==> flow/design.v <==
module OneBitAdder (
  input A,
  input B,
  input cin,
  output sum,
  output cout
);
  assign sum = (A ^ B) ^ cin;
  assign cout = ((A ^ B) & cin) | (A & B);
endmodule
module Adder_2_bits (
  input [1:0] bit_1, bit_2,
  input c_in,
  output [1:0] s,
  output c_out
);
  wire c0;  
  OneBitAdder birler (.A(bit_1[0]), .B(bit_2[0]), .cin(c_in), .sum(s[0]), .cout(c0));
  OneBitAdder onlar (.A(bit_1[1]), .B(bit_2[1]), .cin(c0), .sum(s[1]), .cout(c_out));
endmodule
module Adder_4_bits (
  input [3:0] bit_1, bit_2,
  input c_in,
  output [3:0] s,
  output c_out
);
  wire  c0;  
  Adder_2_bits a_2_0 (.bit_1(bit_1[1:0]), .bit_2(bit_2[1:0]), .c_in(c_in), .s(s[1:0]), .c_out(c0));
  Adder_2_bits a_2_1 (.bit_1(bit_1[3:2]), .bit_2(bit_2[3:2]), .c_in(c0), .s(s[3:2]), .c_out(c_out));
endmodule
module Adder_8_bits (
  input [7:0] bit_1, bit_2,
  input c_in,
  output [7:0] s,
  output c_out
);
  wire  c0;  
  Adder_4_bits a_4_0 (.bit_1(bit_1[3:0]), .bit_2(bit_2[3:0]), .c_in(c_in), .s(s[3:0]), .c_out(c0));
  Adder_4_bits a_4_1 (.bit_1(bit_1[7:4]), .bit_2(bit_2[7:4]), .c_in(c0), .s(s[7:4]), .c_out(c_out));
endmodule
  module Adder_10_bits(
  input [9:0] bit_1,bit_2, 
  input c_in,
  output [9:0] s,
  output c_out
);
 wire  c0;  
   Adder_8_bits a_8 (.bit_1(bit_1[7:0]), .bit_2(bit_2[7:0]), .c_in(c_in), .s(s[7:0]), .c_out(c0));
   Adder_2_bits a_2 (.bit_1(bit_1[9:8]), .bit_2(bit_2[9:8]), .c_in(c0), .s(s[9:8]), .c_out(c_out));
endmodule
module Adder_16_bits (
  input [15:0] bit_1, bit_2,
  input c_in,
  output [15:0] s,
  output c_out
);
  wire  c0;  
  Adder_8_bits a_8_0 (.bit_1(bit_1[7:0]), .bit_2(bit_2[7:0]), .c_in(c_in), .s(s[7:0]), .c_out(c0));
  Adder_8_bits a_8_1 (.bit_1(bit_1[15:8]), .bit_2(bit_2[15:8]), .c_in(c0), .s(s[15:8]), .c_out(c_out));
endmodule
module Adder_18_bits (
  input [17:0] bit_1, bit_2,
  input c_in,
  output [17:0] s,
  output c_out
);
  wire  c0;  
  Adder_16_bits a_16 (.bit_1(bit_1[15:0]), .bit_2(bit_2[15:0]), .c_in(c_in), .s(s[15:0]), .c_out(c0));
  Adder_2_bits a_2 (.bit_1(bit_1[17:16]), .bit_2(bit_2[17:16]), .c_in(c0), .s(s[17:16]), .c_out(c_out));
endmodule
module ExtendValue (
  input [0:5] inp,
  output reg [0:17] out
);
  always @* begin
    out[12:17] = inp[0:5];
    if (inp[0] == 1'b0)
      out[0:11] = 12'b0;
    else
      out[0:11] = 12'hfff;
  end
endmodule
module Mux_Alu (
  input  [1:0] whichalu,
  input  [17:0] input_0, input_1, input_2, input_3,
  output reg [17:0] out
);
    always @ (input_0 or input_1 or input_2 or input_3 or whichalu)
    begin
	out=input_0;
	if(whichalu== 2'b01)
	   out=input_1;
	if(whichalu== 2'b10)
	   out=input_2;
	if(whichalu== 2'b11)
	   out=input_3;
    end
endmodule
module Mux_18bit (
  input wire select,
  input wire [17:0] input_1,  
  input wire [17:0] input_2,  
  output reg [17:0] out  
);
    always @ (select or input_1 or input_2)
    begin
        if (select == 1'b0)
            out = input_1;
        else
            out = input_2;
    end
endmodule
module aluselect (
    input wire [17:0] R1,
    input wire [17:0] R2,
    input wire [1:0] alu_op_type,
    output wire [17:0] result,
    output wire cout
);
    wire [17:0] add_result, and_result, nand_result, nor_result;
    Adder_18_bits adder (.bit_1(R1), .bit_2(R2), .c_in(1'b0), .s(add_result), .c_out(cout));
    assign and_result = R1 & R2;
    assign nand_result = ~(R1 & R2);
    assign nor_result = ~(R1 | R2);
    Mux_Alu m1 (
        .whichalu(alu_op_type),
        .input_0(add_result),
        .input_1(and_result),
        .input_2(nand_result),
        .input_3(nor_result),
        .out(result)
    );
endmodule
module Regfile (
  input [0:4] select_register, reg_1, reg_2,
  input [0:17] data,
  input clck, reset_enable, write_enable, clear,
  output reg [0:17] read_reg_1_value,
  output reg [0:17] read_reg_2_value
);
  reg [0:17] registers [0:15];  
  integer i;
  always @(posedge clck or posedge reset_enable) begin
    if (reset_enable) begin
      for (i = 0; i < 16; i = i + 1) begin
        registers[i] <= 18'b0;
      end
    end
    else if (clear) begin
      for (i = 0; i < 16; i = i + 1) begin
        registers[i] <= 18'b0;
      end
    end
    else if (write_enable) begin
      registers[select_register[1:4]] <= data;
    end
  end
  always @(posedge clck) begin
    read_reg_1_value <= registers[reg_1[1:4]];
    read_reg_2_value <= registers[reg_2[1:4]];
  end
endmodule
module ProgramCounter (
  input wire clk,
  input wire rst,
  input wire is_jump,
  input wire pc_enable,
  input wire next,
  input wire [9:0] address_input,
  output reg [9:0] current_address
);
  always @(posedge clk or posedge rst) begin
    if (rst) begin
      current_address <= 10'b0;
    end else begin
      if (is_jump) begin
        current_address <= current_address+address_input;
      end else if (pc_enable && next) begin
        current_address <= current_address + 1;
      end
    end
  end
endmodule
module cpu18 (
  input  wire        clk,
  input  wire        rst,
  output wire [9:0]  imem_addr,
  input  wire [17:0] imem_rdata,
  output wire [9:0]  dmem_addr,
  output wire [17:0] dmem_wdata,
  output wire        dmem_we,
  input  wire [17:0] dmem_rdata,
  output wire        halt
);
  localparam S_FETCH  = 2'd0;
  localparam S_DECODE = 2'd1;
  localparam S_EXEC   = 2'd2;
  localparam S_HALT   = 2'd3;
  reg  [1:0]  state;
  reg  [17:0] ir;
  reg         zf, cf;
  wire [9:0]  pc;
  wire [3:0] opcode = ir[17:14];
  wire [3:0] f_dst  = ir[13:10];
  wire [3:0] f_src1 = ir[9:6];
  wire [3:0] f_src2 = ir[3:0];
  wire [5:0] f_imm  = ir[5:0];
  wire [9:0] f_addr = ir[9:0];
  wire is_alu = (opcode[3:2] == 2'b00);           
  wire is_imm = (opcode[3:1] == 3'b010);          
  wire is_ld  = (opcode == 4'b0110);
  wire is_st  = (opcode == 4'b0111);
  wire is_cmp = (opcode == 4'b1000);
  wire is_jmp = (opcode >= 4'b1001) && (opcode <= 4'b1110);
  wire is_rst = (opcode == 4'b1111);
  reg taken;
  always @* begin
    case (opcode)
      4'b1001: taken = 1'b1;           
      4'b1010: taken = zf;             
      4'b1011: taken = ~zf & ~cf;      
      4'b1100: taken = cf;             
      4'b1101: taken = ~cf;            
      4'b1110: taken = cf | zf;        
      default: taken = 1'b0;
    endcase
  end
  wire exec = (state == S_EXEC);
  wire [17:0] rv1, rv2, wb_data;
  wire [3:0]  rsel1 = is_st ? f_dst : f_src1;
  Regfile regs (
    .select_register({1'b0, f_dst}),
    .reg_1({1'b0, rsel1}),
    .reg_2({1'b0, f_src2}),
    .data(wb_data),
    .clck(clk),
    .reset_enable(rst),
    .write_enable(exec & (is_alu | is_imm | is_ld)),
    .clear(exec & is_rst),
    .read_reg_1_value(rv1),
    .read_reg_2_value(rv2)
  );
  wire [17:0] imm_ext, alu_b, alu_y;
  wire        alu_cout;
  ExtendValue ext (.inp(f_imm), .out(imm_ext));
  Mux_18bit   opb (.select(is_imm), .input_1(rv2), .input_2(imm_ext), .out(alu_b));
  aluselect   alu (.R1(rv1), .R2(alu_b), .alu_op_type(opcode[1:0]), .result(alu_y), .cout(alu_cout));
  Mux_18bit   wbm (.select(is_ld), .input_1(alu_y), .input_2(dmem_rdata), .out(wb_data));
  wire do_jump = exec & is_jmp & taken;
  ProgramCounter pcr (
    .clk(clk),
    .rst(rst),
    .is_jump(do_jump),
    .pc_enable(exec),
    .next(1'b1),
    .address_input(f_addr),
    .current_address(pc)
  );
  always @(posedge clk or posedge rst) begin
    if (rst) begin
      state <= S_FETCH;
      ir    <= 18'b0;
      zf    <= 1'b0;
      cf    <= 1'b0;
    end else begin
      case (state)
        S_FETCH: begin
          ir    <= imem_rdata;
          state <= S_DECODE;
        end
        S_DECODE: state <= S_EXEC;
        S_EXEC: begin
          if (is_cmp) begin
            zf <= (rv1 == rv2);
            cf <= (rv1 < rv2);
          end else if (is_rst) begin
            zf <= 1'b0;
            cf <= 1'b0;
          end
          if (do_jump && f_addr == 10'd0)
            state <= S_HALT;
          else
            state <= S_FETCH;
        end
        default: state <= S_HALT;
      endcase
    end
  end
  assign imem_addr  = pc;
  assign dmem_addr  = f_addr;
  assign dmem_wdata = rv1;
  assign dmem_we    = exec & is_st;
  assign halt       = (state == S_HALT);
endmodule
* Step by step through the tools: cpu18
Each step is given for the RTL above and for the edited RTL. Lines under "original" count in the file above, lines under "edited" in the edited file. "difference": "edited" minus "original" as printed here. Cell names lack the library's common part. Not given: --
Set-up: top module cpu18, clock clk, library sky130hd, library corner tt_025C_1v80

* Diff
Unified diff, file above to edited file. A script made this edit. It changes what the design does and was not meant as an optimisation.
begin of diff
@@ -122,5 +122,5 @@
     assign and_result = R1 & R2;
     assign nand_result = ~(R1 & R2);
-    assign nor_result = ~(R1 | R2);
+    assign nor_result = ~(R1 & R2);
     Mux_Alu m1 (
         .whichalu(alu_op_type),
end of diff

* Elaborated design
Counts by Yosys on the flattened word-level netlist (proc, flatten, opt, wreduce). Print and check cells are left out. Cells with the same type and inputs are merged into one.
Word-level totals:
- flip-flop bits (word level) | original 356, edited 356, difference 0
- input bits | original 38, edited 38, difference 0
Cells by class:
- equal/unequal tests | original 63, edited 63, difference 0
- add/sub/neg operators | original 2, edited 2, difference 0
- order comparisons | original 3, edited 3, difference 0
- reduce/logical cells | original 44, edited 44, difference 0
- multiplexer cells | original 65, edited 65, difference 0
- bitwise gates (word level) | original 99, edited 97, difference -2
Operators with widths:
- 18-bit inverter | original 2, edited 1, difference -1
- 18-bit OR | original 1, edited 0, difference -1
- 18-bit two-way mux | original 53, edited 53, difference 0
- 1-bit bitwise AND | original 39, edited 39, difference 0
- 1-bit bitwise XOR | original 35, edited 35, difference 0
- 4-bit == test (second input constant) | original 32, edited 32, difference 0
- 1-bit OR | original 19, edited 19, difference 0
- 2-bit nonzero test | original 19, edited 19, difference 0
- 2-bit AND reduction | original 17, edited 17, difference 0
- 4-bit by 3-bit == test with 1-bit output (second input constant) | original 14, edited 14, difference 0
- 4-bit by 2-bit == test with 1-bit output (second input constant) | original 6, edited 6, difference 0
- 2-bit == test (second input constant) | original 4, edited 4, difference 0
- 4-bit by 1-bit == test with 1-bit output (second input constant) | original 3, edited 3, difference 0
- 4-bit zero test | original 3, edited 3, difference 0
- 1-bit two-way mux | original 3, edited 3, difference 0
- 2-bit by 1-bit == test with 1-bit output (second input constant) | original 2, edited 2, difference 0
- 1-bit logical AND | original 2, edited 2, difference 0
- 2-bit zero test | original 2, edited 2, difference 0
- 10-bit two-way mux | original 2, edited 2, difference 0
- 1-bit inverter | original 2, edited 2, difference 0
- 18-bit parallel mux with 16-bit select | original 2, edited 2, difference 0
- 10-bit by 1-bit adder with 10-bit output (second input constant) | original 1, edited 1, difference 0
- 10-bit adder | original 1, edited 1, difference 0
- 18-bit bitwise AND | original 1, edited 1, difference 0
- 18-bit == test | original 1, edited 1, difference 0
- 3-bit by 2-bit == test with 1-bit output (second input constant) | original 1, edited 1, difference 0
- 4-bit greater-or-equal comparator (second input constant) | original 1, edited 1, difference 0
- 4-bit <= comparator (second input constant) | original 1, edited 1, difference 0
The list need not be complete.

* Logic depth
Depth = most cells in a row (Yosys ltp): at word level without a register or memory, in the mapped netlist without a sequential cell, where the memories' decode and read muxes count.
Depth:
- word-level depth | original 43, edited 43, difference 0
- ABC_AREA | original 0, edited 0
- gate-level depth with buffers | original 31, edited 30, difference -1
- depth with buffers taken out | original 26, edited 26, difference 0

* After synthesis
The flow's flattened synthesis, as Yosys stat reports it; memories are mapped. The netlist is that of the ABC_AREA named above (0 if unset); the other value can give another one.
Mapped netlist:
- sequential area (µm²) | original 8779.7, edited 8779.7, difference 0.0
- flip-flops | original 358, edited 358, difference 0
- mapped area (µm²) | original 21350.5, edited 20329.5, difference -1021.0
- mapped cells | original 1942, edited 2011, difference +69
Cell types:
- nand2_1 | original 74, edited 256, difference +182
- o21ai_0 | original 46, edited 196, difference +150
- mux2_2 | original 319, edited 204, difference -115
- clkbuf_1 | original 37, edited 86, difference +49
- nor2_1 | original 108, edited 69, difference -39
- a21oi_1 | original 75, edited 40, difference -35
- inv_1 | original 69, edited 38, difference -31
- a22o_1 | original 43, edited 18, difference -25
- and2_1 | original 11, edited 31, difference +20
- ha_1 | original 63, edited 45, difference -18
- a211oi_1 | original 21, edited 4, difference -17
- clkbuf_2 | original 17, edited 0, difference -17
- a211oi_2 | original 15, edited 0, difference -15
- o2111ai_1 | original 15, edited 2, difference -13
- buf_2 | original 54, edited 42, difference -12
- a222oi_1 | original 17, edited 29, difference +12
- buf_4 | original 47, edited 37, difference -10
- mux2i_1 | original 40, edited 30, difference -10
The list need not be complete. The figures by module come from a second, unflattened synthesis with its own total; it is not the netlist above.
Unflattened totals:
- cell total of the unflattened synthesis | original 2444, edited 2426, difference -18
- area total of the unflattened synthesis (µm²) | original 21106.5, edited 21038.9, difference -67.6
Rows give one instance, submodules left out.
By module, original:
- Regfile | instances 1, cells 2040, area 16945.0 µm²
- cpu18 | instances 1, cells 152, area 1567.8 µm²
- ProgramCounter | instances 1, cells 99, area 827.0 µm²
- Mux_18bit | instances 2, cells 20, area 271.5 µm²
- Mux_Alu | instances 1, cells 22, area 476.7 µm²
- OneBitAdder | instances 18, cells 1, area 20.0 µm²
- aluselect | instances 1, cells 55, area 251.5 µm²
- ExtendValue | instances 1, cells 18, area 135.1 µm²
- Adder_16_bits | instances 1, cells 0, area 0.0 µm²
- Adder_18_bits | instances 1, cells 0, area 0.0 µm²
- Adder_2_bits | instances 9, cells 0, area 0.0 µm²
- Adder_4_bits | instances 4, cells 0, area 0.0 µm²
- Adder_8_bits | instances 2, cells 0, area 0.0 µm²
By module, edited:
- Regfile | instances 1, cells 2040, area 16945.0 µm²
- cpu18 | instances 1, cells 152, area 1567.8 µm²
- ProgramCounter | instances 1, cells 99, area 827.0 µm²
- Mux_18bit | instances 2, cells 20, area 271.5 µm²
- Mux_Alu | instances 1, cells 22, area 476.7 µm²
- OneBitAdder | instances 18, cells 1, area 20.0 µm²
- aluselect | instances 1, cells 37, area 183.9 µm²
- ExtendValue | instances 1, cells 18, area 135.1 µm²
- Adder_16_bits | instances 1, cells 0, area 0.0 µm²
- Adder_18_bits | instances 1, cells 0, area 0.0 µm²
- Adder_2_bits | instances 9, cells 0, area 0.0 µm²
- Adder_4_bits | instances 4, cells 0, area 0.0 µm²
- Adder_8_bits | instances 2, cells 0, area 0.0 µm²

* Path before layout
Path of least setup slack by OpenSTA after synthesis, without wires, with an ideal clock, recovery checks aside; 20% of the period is set as input and as output delay. Where synthesis merged equal registers, the netlist keeps one of their names.
Timing path post-synthesis:
- path kind | original reg-to-reg, edited reg-to-reg
- start point | original reg ir[15], edited reg ir[15]
- end point | original reg regs.registers[0][1], edited reg regs.registers[5][1]
- path delay (ps) | original 9875, edited 9574, difference -301
- arrival (ps) | original 9811, edited 9509, difference -302
- launch time at the first pin (ps) | original 0, edited 0, difference 0
- period (ps) | original 9000, edited 9000, difference 0
- stages | original 31, edited 30, difference -1
- slack (ps) | original -875, edited -574, difference +301
- period reached after synthesis (ps) | original 9875, edited 9574, difference -301
"path delay" = arrival - input delay + setup time. "stages": output pins that drive a net of the path, with the launching flip-flop's if there is one; two outputs of one cell count as two. "period reached after synthesis" is the clock period less the worst setup slack; recovery checks do not enter. This is arithmetic on one report: input and output delays are still those of the set period (20% each). The rows between start and end are the longest chain of elaborated cells between them; the timing report does not say that the signal goes this way. Where chains are equally long, one stands for them. A line is the first line of the expression or statement that the cell stems from. Yosys adds cells for indexed reads and writes and turns some case tables into memories. Where a signal picks the word or bit written, the line may be left out of the assigning lines.
Between the ends, post-synthesis, original: cell sequence dfrtp_1 -> buf_4 -> buf_4 -> buf_4 -> or3b_2 -> buf_2 -> mux2_2 -> ha_1 -> fa_1 -> fa_1 -> fa_1 -> fa_1 -> fa_1 -> fa_1 -> fa_1 -> fa_1 -> fa_1 -> fa_1 -> fa_1 -> fa_1 -> fa_1 -> fa_1 -> fa_1 -> inv_1 -> fa_1 -> nor2b_1 -> a211oi_1 -> a21oi_1 -> a211oi_2 -> clkbuf_2 -> mux2_2, cells in the longest elaborated chain 41, elaborated cells on any way between the ends 88, classes of those cells eq/ne: 6; mux: 8; logic: 71; reduce/logical: 3
RTL lines, path post-synthesis, original:
- start, declared | RTL line 200 | reg  [17:0] ir;
- start, assigned | RTL line 262 | ir    <= 18'b0;
- start, assigned | RTL line 268 | ir    <= imem_rdata;
- 3-bit by 2-bit == test with 1-bit output | RTL line 210 | wire is_imm = (opcode[3:1] == 3'b010);
- 18-bit two-way mux | RTL line 107 | if (select == 1'b0)
- 1-bit bitwise XOR | RTL line 9 | assign cout = ((A ^ B) & cin) | (A & B);
- 1-bit bitwise AND | RTL line 9
- 1-bit OR | RTL line 9
- 1-bit bitwise AND | RTL line 9
- 1-bit OR | RTL line 9
- [... 27 more ...]
- 18-bit two-way mux | RTL line 91 | if(whichalu== 2'b01)
- 18-bit two-way mux | RTL line 93 | if(whichalu== 2'b10)
- 18-bit two-way mux | RTL line 95 | if(whichalu== 2'b11)
- 18-bit two-way mux | RTL line 107
- 18-bit two-way mux | RTL line 155 | registers[select_register[1:4]] <= data;
- 18-bit two-way mux | RTL line 154 | else if (write_enable) begin
- 18-bit two-way mux | RTL line 149 | else if (clear) begin
- end, assigned | RTL line 146 | registers[i] <= 18'b0;
- end, assigned | RTL line 151 | registers[i] <= 18'b0;
- end, declared | RTL line 141 | reg [0:17] registers [0:15];
Between the ends, post-synthesis, edited: cell sequence dfrtp_1 -> buf_2 -> clkbuf_1 -> or3b_2 -> clkbuf_1 -> mux2_2 -> ha_1 -> fa_1 -> fa_1 -> fa_1 -> fa_1 -> fa_1 -> fa_1 -> fa_1 -> fa_1 -> fa_1 -> fa_1 -> fa_1 -> fa_1 -> fa_1 -> fa_1 -> fa_1 -> inv_1 -> fa_1 -> o21ai_0 -> o21ai_0 -> o21ai_0 -> and2_1 -> clkbuf_1 -> mux2_2, cells in the longest elaborated chain 41, elaborated cells on any way between the ends 86, classes of those cells eq/ne: 6; mux: 8; logic: 69; reduce/logical: 3
RTL lines, path post-synthesis, edited:
- start, declared | RTL line 200 | reg  [17:0] ir;
- start, assigned | RTL line 262 | ir    <= 18'b0;
- start, assigned | RTL line 268 | ir    <= imem_rdata;
- 3-bit by 2-bit == test with 1-bit output | RTL line 210 | wire is_imm = (opcode[3:1] == 3'b010);
- 18-bit two-way mux | RTL line 107 | if (select == 1'b0)
- 1-bit bitwise XOR | RTL line 9 | assign cout = ((A ^ B) & cin) | (A & B);
- 1-bit bitwise AND | RTL line 9
- 1-bit OR | RTL line 9
- 1-bit bitwise AND | RTL line 9
- 1-bit OR | RTL line 9
- [... 27 more ...]
- 18-bit two-way mux | RTL line 91 | if(whichalu== 2'b01)
- 18-bit two-way mux | RTL line 93 | if(whichalu== 2'b10)
- 18-bit two-way mux | RTL line 95 | if(whichalu== 2'b11)
- 18-bit two-way mux | RTL line 107
- 18-bit two-way mux | RTL line 155 | registers[select_register[1:4]] <= data;
- 18-bit two-way mux | RTL line 154 | else if (write_enable) begin
- 18-bit two-way mux | RTL line 149 | else if (clear) begin
- end, assigned | RTL line 146 | registers[i] <= 18'b0;
- end, assigned | RTL line 151 | registers[i] <= 18'b0;
- end, declared | RTL line 141 | reg [0:17] registers [0:15];

* Path in the finished layout
From the final timing report of the runs of pair A: the path of least setup slack in the routed layout; clock arrival at registers is part of the times. The path's times are printed in steps of 10 ps; the period is the one set.
Timing path after layout:
- path kind | original reg-to-reg, edited reg-to-reg
- start point | original reg ir[15], edited reg ir[15]
- end point | original reg regs.registers[2][1], edited reg regs.registers[5][1]
- arrival (ps) | original 8970, edited 8930, difference -40
- stages | original 27, edited 27, difference 0
- period (ps) | original 8750, edited 8750, difference 0
- slack (ps) | original 260, edited 350, difference +90
- launch time at the first pin (ps) | original 540, edited 570, difference +30
The rows between start and end are the longest chain of elaborated cells between them; the timing report does not say that the signal goes this way. Where chains are equally long, one stands for them. Where a signal picks the word or bit written, the line may be left out of the assigning lines.
Between the ends, after layout, original: cell sequence dfrtp_2 -> or3b_4 -> mux2_2 -> ha_2 -> fa_2 -> fa_2 -> fa_2 -> fa_2 -> fa_2 -> fa_2 -> fa_2 -> fa_2 -> fa_2 -> fa_2 -> fa_2 -> fa_2 -> fa_2 -> fa_2 -> fa_1 -> inv_1 -> fa_1 -> nor2b_1 -> a211oi_1 -> a21oi_1 -> a211oi_2 -> buf_6 -> mux2_2, cells in the longest elaborated chain 41, elaborated cells on any way between the ends 88, classes of those cells eq/ne: 6; mux: 8; logic: 71; reduce/logical: 3
RTL lines, path after layout, original:
- start, declared | RTL line 200 | reg  [17:0] ir;
- start, assigned | RTL line 262 | ir    <= 18'b0;
- start, assigned | RTL line 268 | ir    <= imem_rdata;
- 3-bit by 2-bit == test with 1-bit output | RTL line 210 | wire is_imm = (opcode[3:1] == 3'b010);
- 18-bit two-way mux | RTL line 107 | if (select == 1'b0)
- 1-bit bitwise XOR | RTL line 9 | assign cout = ((A ^ B) & cin) | (A & B);
- 1-bit bitwise AND | RTL line 9
- 1-bit OR | RTL line 9
- 1-bit bitwise AND | RTL line 9
- 1-bit OR | RTL line 9
- [... 27 more ...]
- 18-bit two-way mux | RTL line 91 | if(whichalu== 2'b01)
- 18-bit two-way mux | RTL line 93 | if(whichalu== 2'b10)
- 18-bit two-way mux | RTL line 95 | if(whichalu== 2'b11)
- 18-bit two-way mux | RTL line 107
- 18-bit two-way mux | RTL line 155 | registers[select_register[1:4]] <= data;
- 18-bit two-way mux | RTL line 154 | else if (write_enable) begin
- 18-bit two-way mux | RTL line 149 | else if (clear) begin
- end, assigned | RTL line 146 | registers[i] <= 18'b0;
- end, assigned | RTL line 151 | registers[i] <= 18'b0;
- end, declared | RTL line 141 | reg [0:17] registers [0:15];
Between the ends, after layout, edited: cell sequence dfrtp_1 -> or3b_4 -> mux2_2 -> ha_2 -> fa_2 -> fa_2 -> fa_2 -> fa_2 -> fa_2 -> fa_2 -> fa_2 -> fa_2 -> fa_2 -> fa_2 -> fa_2 -> fa_2 -> fa_2 -> fa_2 -> fa_1 -> inv_1 -> fa_1 -> o21ai_1 -> o21ai_0 -> o21ai_1 -> buf_4 -> and2_4 -> mux2_2, cells in the longest elaborated chain 41, elaborated cells on any way between the ends 86, classes of those cells eq/ne: 6; mux: 8; logic: 69; reduce/logical: 3
RTL lines, path after layout, edited:
- start, declared | RTL line 200 | reg  [17:0] ir;
- start, assigned | RTL line 262 | ir    <= 18'b0;
- start, assigned | RTL line 268 | ir    <= imem_rdata;
- 3-bit by 2-bit == test with 1-bit output | RTL line 210 | wire is_imm = (opcode[3:1] == 3'b010);
- 18-bit two-way mux | RTL line 107 | if (select == 1'b0)
- 1-bit bitwise XOR | RTL line 9 | assign cout = ((A ^ B) & cin) | (A & B);
- 1-bit bitwise AND | RTL line 9
- 1-bit OR | RTL line 9
- 1-bit bitwise AND | RTL line 9
- 1-bit OR | RTL line 9
- [... 27 more ...]
- 18-bit two-way mux | RTL line 91 | if(whichalu== 2'b01)
- 18-bit two-way mux | RTL line 93 | if(whichalu== 2'b10)
- 18-bit two-way mux | RTL line 95 | if(whichalu== 2'b11)
- 18-bit two-way mux | RTL line 107
- 18-bit two-way mux | RTL line 155 | registers[select_register[1:4]] <= data;
- 18-bit two-way mux | RTL line 154 | else if (write_enable) begin
- 18-bit two-way mux | RTL line 149 | else if (clear) begin
- end, assigned | RTL line 146 | registers[i] <= 18'b0;
- end, assigned | RTL line 151 | registers[i] <= 18'b0;
- end, declared | RTL line 141 | reg [0:17] registers [0:15];

* Layout results
Both versions went through the flow (Yosys, OpenROAD) with the same settings in each pair. Constraints: input delay and output delay 20% of the set period each, output load 0.01 pF.
Settings, pair A: period_ns 8.75, CAP_MARGIN 20, CORE_MARGIN 2, CORE_UTILIZATION 40, SLEW_MARGIN 20
Final reports, pair A:
- standard-cell area after layout (µm²) | original 24131.9, edited 23077.1, difference -1054.8
- worst hold slack after layout (ps) | original 359, edited 346, difference -13
- achieved period (ps) | original 8488, edited 8401, difference -87
- synthesis area (µm²) | original 21350.5, edited 20329.5, difference -1021.0
- total negative setup slack (ps) | original 0, edited 0, difference 0
- total power of the final layout (µW) | original 3521, edited 3491, difference -30
- full die area (µm²) | original 55239.1, edited 52642.7, difference -2596.4
- utilization after layout | original 0.458, edited 0.46, difference +0.002
- worst setup slack after layout (ps) | original 262, edited 349, difference +87
Settings, pair B: CELL_PAD_IN_SITES_DETAIL_PLACEMENT 1, CELL_PAD_IN_SITES_GLOBAL_PLACEMENT 1, CORE_ASPECT_RATIO 0.54, CORE_MARGIN 10, CORE_UTILIZATION 55, CTS_CLUSTER_DIAMETER 270, GPL_TIMING_DRIVEN 1, MAX_ROUTING_LAYER met4, PLACE_DENSITY 0.78, SETUP_SLACK_MARGIN 1.21, period_ns 10.3, CAP_MARGIN 20, SLEW_MARGIN 20
Final reports, pair B:
- standard-cell area after layout (µm²) | original 23785.3, edited 22660.5, difference -1124.8
- worst hold slack after layout (ps) | original 387, edited 361, difference -26
- achieved period (ps) | original 8806, edited 8744, difference -62
- synthesis area (µm²) | original 21350.5, edited 20329.5, difference -1021.0
- total negative setup slack (ps) | original 0, edited 0, difference 0
- total power of the final layout (µW) | original 2897, edited 2835, difference -62
- full die area (µm²) | original 47477.0, edited 45421.3, difference -2055.7
- utilization after layout | original 0.628, edited 0.625, difference -0.003
- worst setup slack after layout (ps) | original 1494, edited 1556, difference +62
"achieved period" = clock period - worst setup slack. The figure is calculated, with input and output delays left at 20% of the set period. "total power of the final layout" rests on the timing tool's default activity at the inputs, not on a simulated workload.
